==> flow/design.v <==
module DECODER(
input  wire [3:2] ALU_FUN,
output reg Arith_Enable,
output reg Logic_Enable,
output reg CMP_Enable, 
output reg Shift_Enable
);
always @(*)
   begin
     Arith_Enable   = 1'b0;
	 Logic_Enable = 1'b0;
	 CMP_Enable   = 1'b0;
	 Shift_Enable = 1'b0;
     case(ALU_FUN)
	     2'b00 : Arith_Enable = 1'b1;
	     2'b01 : Logic_Enable = 1'b1;
	     2'b10 : CMP_Enable   = 1'b1;
	     2'b11 : Shift_Enable = 1'b1;
	  endcase
   end 
 endmodule
module ARITHMETIC_UNIT #(parameter width = 16 , Arith_width = width + width )(
input wire signed [width-1:0] A,
input wire signed [width-1:0] B, 
input wire [1:0] ALU_FUN,
input wire Arith_Enable,
input wire CLK,
input wire RST,
output reg signed [Arith_width-1:0] Arith_OUT,
output reg        Carry_OUT,
output reg        Arith_Flag
);
reg [Arith_width-1:0] Arith_OUT0;
reg                   Carry_OUT0;
reg                   Arith_Flag0;
always @(posedge CLK, negedge RST)
  begin 
    if(!RST)
	 begin
	    Arith_OUT <= 'b0;
		Carry_OUT <= 16'b0;
		Arith_Flag<= 1'b0;
	 end
	else
	 begin
	    Arith_OUT <= Arith_OUT0;
		if(Arith_Enable)
		  Carry_OUT <= Carry_OUT0;
		Arith_Flag<= Arith_Flag0;
	 end
  end
always @(*)
  begin
     if(Arith_Enable)
	 begin
	     Arith_Flag0 = 1'b1;
	     case(ALU_FUN)
		     2'b00 : {Carry_OUT0,Arith_OUT0} = A+B;
			 2'b01 : {Carry_OUT0,Arith_OUT0} = A-B;
			 2'b10 : {Carry_OUT0,Arith_OUT0} = A*B;
			 2'b11 : {Carry_OUT0,Arith_OUT0} = (B == 0) ? 1'sb0 : A/B;
		  endcase
	 end
	 else
	   begin
	     Arith_OUT0  = 'b0;
		 Carry_OUT0  = 1'b0;
		 Arith_Flag0 = 1'b0;
	   end
  end
endmodule
module LOGIC_UNIT #(parameter width = 16 , Logic_width = width)(
input wire  [width-1:0] A,
input wire  [width-1:0] B, 
input wire [1:0] ALU_FUN,
input wire Logic_Enable,
input wire CLK,
input wire RST,
output reg [Logic_width-1:0] Logic_OUT,
output reg         Logic_Flag
);
reg [Logic_width-1:0] Logic_OUT0; 
reg                   Logic_Flag0 ;
always @(posedge CLK, negedge RST)
  begin
    if(!RST)
	 begin
	    Logic_OUT <= 'b0;
		Logic_Flag<= 1'b0;
	 end
	else
	 begin
	  Logic_OUT <= Logic_OUT0;
		Logic_Flag<= Logic_Flag0;
	 end
  end
always @(*)
  begin
     if(Logic_Enable)
	 begin
	     Logic_Flag0 = 1'b1;
	     case(ALU_FUN)
		   2'b00 : Logic_OUT0 = A&B;
			 2'b01 : Logic_OUT0 = A|B;
			 2'b10 : Logic_OUT0 = ~(A&B);
			 2'b11 : Logic_OUT0 = ~(A|B);
		  endcase
	 end
	 else
	   begin
	     Logic_OUT0  = 'b0;
		 Logic_Flag0 = 1'b0;
	   end
  end
endmodule
module CMP_UNIT #(parameter width = 16 , CMP_width   = width )(
input wire  [width-1:0] A,
input wire  [width-1:0] B, 
input wire [1:0] ALU_FUN,
input wire CMP_Enable,
input wire CLK,
input wire RST,
output reg [CMP_width-1:0] CMP_OUT,
output reg         CMP_Flag
);
reg [CMP_width-1:0] CMP_OUT0;
reg                 CMP_Flag0 ;
reg [CMP_width-1:0] EQ ;
reg [CMP_width-1:0] GR ; 
reg [CMP_width-1:0] LW;
always @(posedge CLK , negedge RST)
  begin
    if(!RST)
	 begin
	    CMP_OUT <= 'b0;
		CMP_Flag<= 1'b0;
	 end
	else
	 begin
	    CMP_OUT <= CMP_OUT0;
		CMP_Flag<= CMP_Flag0;
	 end
  end
always @(*)
  begin
     if(A==B)
       EQ ='b1;
     else 
       EQ ='b0;
     if(A>B)
       GR ='b10;
     else 
       GR ='b0;
     if(A<B)
       LW ='b11;
     else 
       LW ='b0;
     if(CMP_Enable)
	   begin
	     CMP_Flag0 = 1'b1;
	     case(ALU_FUN)
		     2'b00 : CMP_OUT0 = 'b0;
			 2'b01 : CMP_OUT0 = EQ;
			 2'b10 : CMP_OUT0 = GR;
			 2'b11 : CMP_OUT0 = LW;
		  endcase
	   end
	 else
	   begin
	     CMP_OUT0  = 'b0;
		 CMP_Flag0 = 1'b0;
	   end
  end
endmodule
module SHIFT_UNIT #(parameter width = 16 , Shift_width = width)(
input wire  [width-1:0] A,
input wire  [width-1:0] B, 
input wire [1:0] ALU_FUN,
input wire Shift_Enable,
input wire CLK,
input wire RST,
output reg [Shift_width-1:0] Shift_OUT,
output reg         Shift_Flag
);
reg [Shift_width-1:0] Shift_OUT0;
reg                   Shift_Flag0 ;
always @(posedge CLK, negedge RST)
  begin
    if(!RST)
	 begin
	    Shift_OUT <= 'b0;
		Shift_Flag<= 1'b0;
	 end
	else
	 begin
	    Shift_OUT <= Shift_OUT0;
		Shift_Flag<= Shift_Flag0;
	 end
  end
always @(*)
  begin
     if(Shift_Enable)
	 begin
	     Shift_Flag0 = 1'b1;
	     case(ALU_FUN)
		     2'b00 : Shift_OUT0 = A>>1'b1;
			 2'b01 : Shift_OUT0 = A<<1'b1;
			 2'b10 : Shift_OUT0 = B>>1'b1;
			 2'b11 : Shift_OUT0 = B<<1'b1;
		  endcase
	 end
	 else
	   begin
	     Shift_OUT0  = 'b0;
		 Shift_Flag0 = 1'b0;
	   end
  end
endmodule
module ALU_Top #(parameter width = 16 ,
                   Arith_width = width + width ,
                   Logic_width = width,	
                   CMP_width   = width,
                   Shift_width = width)(
input wire [width-1:0] A,
input wire [width-1:0] B,
input wire CLK,
input wire RST,
input wire [3:0] ALU_FUN,
output wire [Arith_width-1:0]  Arith_OUT,
output wire                    Carry_OUT,
output wire                    Arith_Flag,
output wire [Logic_width-1:0]  Logic_OUT,  
output wire                    Logic_Flag,
output wire [CMP_width-1:0]    CMP_OUT,    
output wire                    CMP_Flag,
output wire [Shift_width-1:0]  Shift_OUT,
output wire                    Shift_Flag
);
wire Arith_Enable ,Logic_Enable , CMP_Enable , Shift_Enable;
DECODER u_decoder(
.ALU_FUN(ALU_FUN[3:2]),
.Arith_Enable(Arith_Enable),
.Logic_Enable(Logic_Enable),
.CMP_Enable(CMP_Enable),
.Shift_Enable(Shift_Enable)
);
ARITHMETIC_UNIT #(.width(width),.Arith_width(Arith_width)) u_arithmatic(
.A(A),
.B(B),
.ALU_FUN(ALU_FUN[1:0]),
.CLK(CLK),
.RST(RST),
.Arith_Enable(Arith_Enable),
.Arith_OUT(Arith_OUT),
.Carry_OUT(Carry_OUT),
.Arith_Flag(Arith_Flag)
);
LOGIC_UNIT #(.width(width),.Logic_width(Logic_width)) u_logic(
.A(A),
.B(B),
.ALU_FUN(ALU_FUN[1:0]),
.CLK(CLK),
.RST(RST),
.Logic_Enable(Logic_Enable),
.Logic_OUT(Logic_OUT),
.Logic_Flag(Logic_Flag)
);
CMP_UNIT #(.width(width),.CMP_width(CMP_width)) u_cmp(
.A(A),
.B(B),
.ALU_FUN(ALU_FUN[1:0]),
.CLK(CLK),
.RST(RST),
.CMP_Enable(CMP_Enable),
.CMP_OUT(CMP_OUT),
.CMP_Flag(CMP_Flag)
);
SHIFT_UNIT #(.width(width),.Shift_width(Shift_width)) u_shift(
.A(A),
.B(B),
.ALU_FUN(ALU_FUN[1:0]),
.CLK(CLK),
.RST(RST),
.Shift_Enable(Shift_Enable),
.Shift_OUT(Shift_OUT),
.Shift_Flag(Shift_Flag)
);
endmodule
Ticket comment

======== Tool chain data of ALU_Top ========
Tool output for the design above before and after an edit, in the order of the flow.
"original" refers to lines of the RTL above, "edited" to lines of the edited file.
"change": "edited" minus "original" as printed here.
Operators carry their Yosys type and port widths (W data, S select, Z words).
The mark n/a stands for no value.
inputs
  design top .............................. ALU_Top
  clock ................................... CLK
  cell library ............................ sky130hd
  library corner .......................... tt_025C_1v80

======== The edit ========
The edit as a unified diff against the file above.
This change comes from a script, not from a designer. The edited design behaves differently; no optimisation was intended.
begin of diff
@@ -152,5 +152,5 @@
      else 
        GR ='b0;
-     if(A<B)
+     if(A!=B)
        LW ='b11;
      else 
end of diff

======== Word-level counts ========
Source: Yosys, flattened and elaborated, memories not mapped. Widths are those after wreduce. Registers that Yosys merges into a memory's read port (data or address) are not register bits. Print and check cells do not count. Equal cells are merged and count once.
storage and ports
  element                      original  edited  change
  flip-flop bits (word level)  85        85      0
  output and inout bits        85        85      0
  cells after elaboration      53        53      0
cells by class
  element                           original  edited  change
  $add $sub $neg                    2         2       0
  $mul                              1         1       0
  div/mod/pow operators             1         1       0
  magnitude comparators             2         1       -1
  eq/ne operators                   7         8       +1
  mux-type cells                    20        20      0
  bitwise logic cells               4         4       0
  reductions and logical operators  7         7       0
operators by type and width
  cell                  original  edited  change
  $lt A16 B16 Y1        1         0       -1
  $ne A16 B16 Y1        0         1       +1
  $mux W1               5         5       0
  $eq A2 B2 Y1 const B  4         4       0
  $pmux W1 S2           4         4       0
  $reduce_or A3 Y1      4         4       0
  $mux W16              3         3       0
  $pmux W16 S4          3         3       0
  $eq A2 B1 Y1 const B  2         2       0
  $logic_not A2 Y1      2         2       0
  $mux W2               2         2       0
  $not A16 Y16          2         2       0
  $add A16 B16 Y17      1         1       0
  $and A16 B16 Y16      1         1       0
  $div A16 B16 Y33      1         1       0
  $eq A16 B16 Y1        1         1       0
  $gt A16 B16 Y1        1         1       0
  $logic_not A16 Y1     1         1       0
  $mul A16 B16 Y32      1         1       0
  $mux W32              1         1       0
  $mux W33              1         1       0
  $or A16 B16 Y16       1         1       0
  $pmux W33 S4          1         1       0
  $sub A16 B16 Y17      1         1       0

======== Depth ========
Longest topological path by Yosys (ltp), each cell counted once; first at word level (registers and memories cut), then after technology mapping (sequential cells cut; the memories' decode and read muxes count).
logic depth
  element                original  edited  change
  word-level depth       4         4       0
  ABC_AREA               0         0       n/a
  depth in mapped cells  367       366     -1

======== Synthesis result ========
Yosys stat after the flow's synthesis: flattened, memories mapped to cells. It holds for the ABC_AREA given above (unset counts as 0); a run with the other value may have another netlist.
cells by type
  type                       original  edited  change
  sky130_fd_sc_hd__a21oi_1   470       438     -32
  sky130_fd_sc_hd__xor2_1    159       127     -32
  sky130_fd_sc_hd__nor3_1    178       202     +24
  sky130_fd_sc_hd__nand3_1   104       128     +24
  sky130_fd_sc_hd__a31oi_1   67        90      +23
  sky130_fd_sc_hd__inv_1     486       506     +20
  sky130_fd_sc_hd__a21o_1    215       197     -18
  sky130_fd_sc_hd__nor2_1    591       608     +17
  sky130_fd_sc_hd__o21ai_0   318       334     +16
  sky130_fd_sc_hd__o22ai_1   25        41      +16
  sky130_fd_sc_hd__and3_1    69        54      -15
  sky130_fd_sc_hd__xnor2_1   308       321     +13
  sky130_fd_sc_hd__mux2i_1   41        29      -12
  sky130_fd_sc_hd__a31o_2    29        17      -12
  sky130_fd_sc_hd__a311oi_1  5         17      +12
  sky130_fd_sc_hd__or2_2     53        42      -11
  sky130_fd_sc_hd__a211oi_1  63        73      +10
  sky130_fd_sc_hd__nand2b_1  46        56      +10
The list need not be complete.
mapped netlist
  element                         original  edited   change
  cell count                      6281      6309     +28
  mapped area (µm²)               46377.0   46319.4  -57.6
  area of sequential cells (µm²)  1776.7    1776.7   0.0
  flip-flops                      71        71       0
  buffers                         229       232      +3
The figures by module come from a second, unflattened synthesis with its own total; it is not the netlist above.
second synthesis, totals
  element                             original  edited   change
  cells (unflattened synthesis)       6390      6382     -8
  area (unflattened synthesis) (µm²)  47154.0   47137.7  -16.3
Rows give one instance, submodules left out.
by module, original
  module           instances  cells  area (µm²)  seq. area (µm²)
  ARITHMETIC_UNIT  1          6190   44944.4     850.8
  LOGIC_UNIT       1          56     807.0       425.4
  SHIFT_UNIT       1          55     732.0       425.4
  CMP_UNIT         1          85     644.4       75.1
  DECODER          1          4      26.3        0.0
  ALU_Top          1          0      0.0         0.0
by module, edited
  module           instances  cells  area (µm²)  seq. area (µm²)
  ARITHMETIC_UNIT  1          6190   44944.4     850.8
  LOGIC_UNIT       1          56     807.0       425.4
  SHIFT_UNIT       1          55     732.0       425.4
  CMP_UNIT         1          77     628.1       75.1
  DECODER          1          4      26.3        0.0
  ALU_Top          1          0      0.0         0.0

======== Worst setup path after synthesis ========
OpenSTA on the mapped netlist: ideal clock, no wires. The path of least setup slack (recovery checks aside). Input and output delay are each 20% of the period. Register names are those of the netlist, which keeps one name where synthesis merged equal registers.
timing after synthesis
  element                        original                        edited                      change
  path type                      input-to-reg                    input-to-reg                n/a
  start point                    in B[0]                         in B[0]                     n/a
  end point                      reg u_arithmatic.Arith_OUT[22]  reg u_arithmatic.Carry_OUT  n/a
  period (ns)                    95.0                            95.0                        0.0
  data arrival time (ns)         91.627                          95.993                      +4.366
  required time (ns)             94.863                          94.874                      +0.011
  path slack (ns)                3.236                           -1.120                      -4.356
  path delay (ns)                72.764                          77.119                      +4.355
  driving pins on the path       336                             327                         -9
  buffers on the path            51                              60                          +9
  synthesis period reached (ns)  91.764                          96.12                       +4.356
"path delay" is the arrival time less input delay plus setup time.
"driving pins on the path": output pins that drive a net of the path, with the launching flip-flop's if there is one; two outputs of one cell count as two.
"synthesis period reached" = period - worst setup slack (recovery checks aside). The figure is calculated, with input and output delays left at 20% of the set period.
Between the ends stands the longest chain of elaborated cells between them, by number of cells; it is not shown to be the way that was timed. Of several equally long chains one is given.
Each line given opens the expression or statement behind the cell; cells for indexed reads and writes are added by Yosys, which also makes memories of some case tables.
between the ends, after synthesis, original
  path through ............................ sky130_fd_sc_hd__inv_1 -> sky130_fd_sc_hd__buf_1 -> sky130_fd_sc_hd__ha_1 -> sky130_fd_sc_hd__or3b_1 -> sky130_fd_sc_hd__or4_4 -> sky130_fd_sc_hd__o21ai_4 -> sky130_fd_sc_hd__nand4_2 -> sky130_fd_sc_hd__nor2_4 -> sky130_fd_sc_hd__and2_1 -> sky130_fd_sc_hd__nand3b_1 -> sky130_fd_sc_hd__inv_1 -> sky130_fd_sc_hd__nand2_1 -> sky130_fd_sc_hd__a21o_1 -> sky130_fd_sc_hd__nor2_1 -> sky130_fd_sc_hd__ha_1 -> sky130_fd_sc_hd__o21a_1 -> sky130_fd_sc_hd__o21a_1 -> sky130_fd_sc_hd__nor2_1 -> (+300 left out) -> sky130_fd_sc_hd__ha_1 -> sky130_fd_sc_hd__a21o_1 -> sky130_fd_sc_hd__a21o_1 -> sky130_fd_sc_hd__a21oi_1 -> sky130_fd_sc_hd__nor2b_1 -> sky130_fd_sc_hd__o21ai_0 -> sky130_fd_sc_hd__nand2b_1 -> sky130_fd_sc_hd__a21oi_1 -> sky130_fd_sc_hd__and3_1 -> sky130_fd_sc_hd__clkbuf_1 -> sky130_fd_sc_hd__ha_1 -> sky130_fd_sc_hd__inv_1 -> sky130_fd_sc_hd__nor4_1 -> sky130_fd_sc_hd__nand4_1 -> sky130_fd_sc_hd__or2_2 -> sky130_fd_sc_hd__o31ai_1 -> sky130_fd_sc_hd__xnor2_1 -> sky130_fd_sc_hd__o22ai_1
  length of the longest elaborated chain .. 4
  elaborated cells on any way between the ends .. 8
  those cells by class .................... add/sub (2); mul (1); div (1); mux (3); reduce/logical (1)
RTL lines, path after synthesis, original
  element           line  RTL
  from (decl)       225   input wire [width-1:0] B,
  $div A16 B16 Y33  61    2'b11 : {Carry_OUT0,Arith_OUT0} = (B == 0) ? 1'sb0 : A/B;
  $mux W33          61
  $pmux W33 S4      57    case(ALU_FUN)
  $mux W32          54    if(Arith_Enable)
  to (assign)       40    Arith_OUT <= 'b0;
  to (assign)       46    Arith_OUT <= Arith_OUT0;
  to (decl)         29    output reg signed [Arith_width-1:0] Arith_OUT,
between the ends, after synthesis, edited
  path through ............................ sky130_fd_sc_hd__inv_1 -> sky130_fd_sc_hd__buf_1 -> sky130_fd_sc_hd__ha_1 -> sky130_fd_sc_hd__or3b_2 -> sky130_fd_sc_hd__a211oi_1 -> sky130_fd_sc_hd__nand3_1 -> sky130_fd_sc_hd__nor2_1 -> sky130_fd_sc_hd__o21ai_0 -> sky130_fd_sc_hd__nor2_1 -> sky130_fd_sc_hd__ha_1 -> sky130_fd_sc_hd__a21oi_1 -> sky130_fd_sc_hd__and2_1 -> sky130_fd_sc_hd__nor4bb_1 -> sky130_fd_sc_hd__and2_1 -> sky130_fd_sc_hd__ha_1 -> sky130_fd_sc_hd__o211a_1 -> sky130_fd_sc_hd__o21a_1 -> sky130_fd_sc_hd__o21a_1 -> (+291 left out) -> sky130_fd_sc_hd__a21o_1 -> sky130_fd_sc_hd__a21oi_1 -> sky130_fd_sc_hd__nor2b_1 -> sky130_fd_sc_hd__o21ai_0 -> sky130_fd_sc_hd__nand2b_1 -> sky130_fd_sc_hd__a21oi_1 -> sky130_fd_sc_hd__o21ai_0 -> sky130_fd_sc_hd__a31o_2 -> sky130_fd_sc_hd__a31o_2 -> sky130_fd_sc_hd__inv_1 -> sky130_fd_sc_hd__ha_1 -> sky130_fd_sc_hd__inv_1 -> sky130_fd_sc_hd__a211oi_1 -> sky130_fd_sc_hd__nand4_1 -> sky130_fd_sc_hd__or4_1 -> sky130_fd_sc_hd__o21ai_0 -> sky130_fd_sc_hd__xor2_1 -> sky130_fd_sc_hd__a221o_1
  length of the longest elaborated chain .. 3
  elaborated cells on any way between the ends .. 7
  those cells by class .................... add/sub (2); mul (1); div (1); mux (2); reduce/logical (1)
RTL lines, path after synthesis, edited
  element           line  RTL
  from (decl)       225   input wire [width-1:0] B,
  $div A16 B16 Y33  61    2'b11 : {Carry_OUT0,Arith_OUT0} = (B == 0) ? 1'sb0 : A/B;
  $mux W33          61
  $pmux W33 S4      57    case(ALU_FUN)
  to (assign)       41    Carry_OUT <= 16'b0;
  to (assign)       48    Carry_OUT <= Carry_OUT0;
  to (decl)         30    output reg        Carry_OUT,

======== Worst path after layout ========
From the final timing report of each run of pair A: the path of least setup slack in the routed layout; clock arrival at registers is part of the times.
timing after layout
  element                   original                        edited                          change
  path type                 input-to-reg                    input-to-reg                    n/a
  start point               in B[1]                         in B[9]                         n/a
  end point                 reg u_arithmatic.Arith_OUT[20]  reg u_arithmatic.Arith_OUT[26]  n/a
  period (ns)               92.7                            92.7                            0.0
  data arrival time (ns)    89.33                           89.76                           +0.43
  required time (ns)        92.86                           92.91                           +0.05
  path slack (ns)           3.53                            3.15                            -0.38
  driving pins on the path  317                             304                             -13
  buffers on the path       33                              28                              -5
Between the ends stands the longest chain of elaborated cells between them, by number of cells; it is not shown to be the way that was timed. Of several equally long chains one is given.
between the ends, after layout, original
  path through ............................ sky130_fd_sc_hd__clkdlybuf4s50_1 -> sky130_fd_sc_hd__buf_4 -> sky130_fd_sc_hd__clkinv_1 -> sky130_fd_sc_hd__ha_1 -> sky130_fd_sc_hd__or3b_4 -> sky130_fd_sc_hd__or4_4 -> sky130_fd_sc_hd__o21ai_4 -> sky130_fd_sc_hd__nand4_2 -> sky130_fd_sc_hd__nor2_4 -> sky130_fd_sc_hd__and2_2 -> sky130_fd_sc_hd__nand3b_1 -> sky130_fd_sc_hd__inv_1 -> sky130_fd_sc_hd__nand2_1 -> sky130_fd_sc_hd__a21o_1 -> sky130_fd_sc_hd__nor2_1 -> sky130_fd_sc_hd__ha_1 -> sky130_fd_sc_hd__o21a_1 -> sky130_fd_sc_hd__o21a_1 -> (+281 left out) -> sky130_fd_sc_hd__a21o_1 -> sky130_fd_sc_hd__a21o_1 -> sky130_fd_sc_hd__a21oi_1 -> sky130_fd_sc_hd__nor2b_1 -> sky130_fd_sc_hd__o21ai_0 -> sky130_fd_sc_hd__nand2b_1 -> sky130_fd_sc_hd__a21oi_1 -> sky130_fd_sc_hd__and3_1 -> sky130_fd_sc_hd__ha_1 -> sky130_fd_sc_hd__inv_1 -> sky130_fd_sc_hd__nor4_1 -> sky130_fd_sc_hd__buf_4 -> sky130_fd_sc_hd__nand4_1 -> sky130_fd_sc_hd__buf_4 -> sky130_fd_sc_hd__or2_2 -> sky130_fd_sc_hd__o21ai_1 -> sky130_fd_sc_hd__xnor2_2 -> sky130_fd_sc_hd__o22ai_1
  length of the longest elaborated chain .. 4
  elaborated cells on any way between the ends .. 8
  those cells by class .................... add/sub (2); mul (1); div (1); mux (3); reduce/logical (1)
RTL lines, path after layout, original
  element           line  RTL
  from (decl)       225   input wire [width-1:0] B,
  $div A16 B16 Y33  61    2'b11 : {Carry_OUT0,Arith_OUT0} = (B == 0) ? 1'sb0 : A/B;
  $mux W33          61
  $pmux W33 S4      57    case(ALU_FUN)
  $mux W32          54    if(Arith_Enable)
  to (assign)       40    Arith_OUT <= 'b0;
  to (assign)       46    Arith_OUT <= Arith_OUT0;
  to (decl)         29    output reg signed [Arith_width-1:0] Arith_OUT,
between the ends, after layout, edited
  path through ............................ sky130_fd_sc_hd__clkdlybuf4s50_1 -> sky130_fd_sc_hd__or4_4 -> sky130_fd_sc_hd__o41ai_4 -> sky130_fd_sc_hd__a2bb2oi_2 -> sky130_fd_sc_hd__and4_1 -> sky130_fd_sc_hd__and3_2 -> sky130_fd_sc_hd__nand3_1 -> sky130_fd_sc_hd__nor2_2 -> sky130_fd_sc_hd__o21ai_1 -> sky130_fd_sc_hd__nor2_1 -> sky130_fd_sc_hd__ha_1 -> sky130_fd_sc_hd__o211ai_1 -> sky130_fd_sc_hd__and2_1 -> sky130_fd_sc_hd__nor4bb_2 -> sky130_fd_sc_hd__and2_1 -> sky130_fd_sc_hd__ha_1 -> sky130_fd_sc_hd__o211a_1 -> sky130_fd_sc_hd__o21a_1 -> (+268 left out) -> sky130_fd_sc_hd__mux2_2 -> sky130_fd_sc_hd__ha_1 -> sky130_fd_sc_hd__and4b_1 -> sky130_fd_sc_hd__a41o_1 -> sky130_fd_sc_hd__a21oi_1 -> sky130_fd_sc_hd__o21ai_0 -> sky130_fd_sc_hd__a31o_2 -> sky130_fd_sc_hd__a31o_2 -> sky130_fd_sc_hd__inv_1 -> sky130_fd_sc_hd__ha_1 -> sky130_fd_sc_hd__inv_1 -> sky130_fd_sc_hd__a211oi_2 -> sky130_fd_sc_hd__nand4_1 -> sky130_fd_sc_hd__buf_4 -> sky130_fd_sc_hd__or4_4 -> sky130_fd_sc_hd__o31ai_1 -> sky130_fd_sc_hd__xnor2_1 -> sky130_fd_sc_hd__o22ai_1
  length of the longest elaborated chain .. 4
  elaborated cells on any way between the ends .. 8
  those cells by class .................... add/sub (2); mul (1); div (1); mux (3); reduce/logical (1)
RTL lines, path after layout, edited
  element           line  RTL
  from (decl)       225   input wire [width-1:0] B,
  $div A16 B16 Y33  61    2'b11 : {Carry_OUT0,Arith_OUT0} = (B == 0) ? 1'sb0 : A/B;
  $mux W33          61
  $pmux W33 S4      57    case(ALU_FUN)
  $mux W32          54    if(Arith_Enable)
  to (assign)       40    Arith_OUT <= 'b0;
  to (assign)       46    Arith_OUT <= Arith_OUT0;
  to (decl)         29    output reg signed [Arith_width-1:0] Arith_OUT,

======== Flow runs ========
Runs of the flow (Yosys, OpenROAD) on both versions; the two runs of a pair have the same settings. The constraints put input and output delay at 20% of the set period each and load the outputs with 0.01 pF.
flow settings, pair A
  CORE_UTILIZATION ........................ 40
  period_ns ............................... 92.7
  CAP_MARGIN .............................. 20
  CORE_MARGIN ............................. 2
  SLEW_MARGIN ............................. 20
measured results, pair A
  element                                       original  edited    change
  chip area after synthesis (Yosys) (µm²)       46377.0   46319.4   -57.6
  overall die area (µm²)                        118684.0  118536.0  -148.0
  standard-cell area of the final layout (µm²)  55435.7   53079.7   -2356.0
  worst setup slack after layout (ns)           3.530     3.147     -0.383
  sum of negative setup slack (ns)              0.000     0.000     0.000
  worst hold slack in the final report (ns)     0.731     0.618     -0.113
  period reached (ns)                           89.170    89.553    +0.383
flow settings, pair B
  CORE_UTILIZATION ........................ 21
  CTS_CLUSTER_SIZE ........................ 41
  GPL_ROUTABILITY_DRIVEN .................. 1
  PLACE_DENSITY_LB_ADDON .................. 0.18
  SETUP_SLACK_MARGIN ...................... -2.0
  TNS_END_PERCENT ......................... 5
  period_ns ............................... 167.0
  CAP_MARGIN .............................. 20
  CORE_MARGIN ............................. 2
  SLEW_MARGIN ............................. 20
measured results, pair B
  element                                       original  edited    change
  chip area after synthesis (Yosys) (µm²)       46377.0   46319.4   -57.6
  overall die area (µm²)                        224619.0  224340.0  -279.0
  standard-cell area of the final layout (µm²)  52026.1   52213.8   +187.7
  worst setup slack after layout (ns)           42.396    41.440    -0.956
  sum of negative setup slack (ns)              0.000     0.000     0.000
  worst hold slack in the final report (ns)     0.739     0.750     +0.011
  period reached (ns)                           124.604   125.560   +0.956
"period reached": clock period set for the run, less the worst setup slack. It is reckoned from that one timing run; input and output delays stay at 20% of the period that was set.
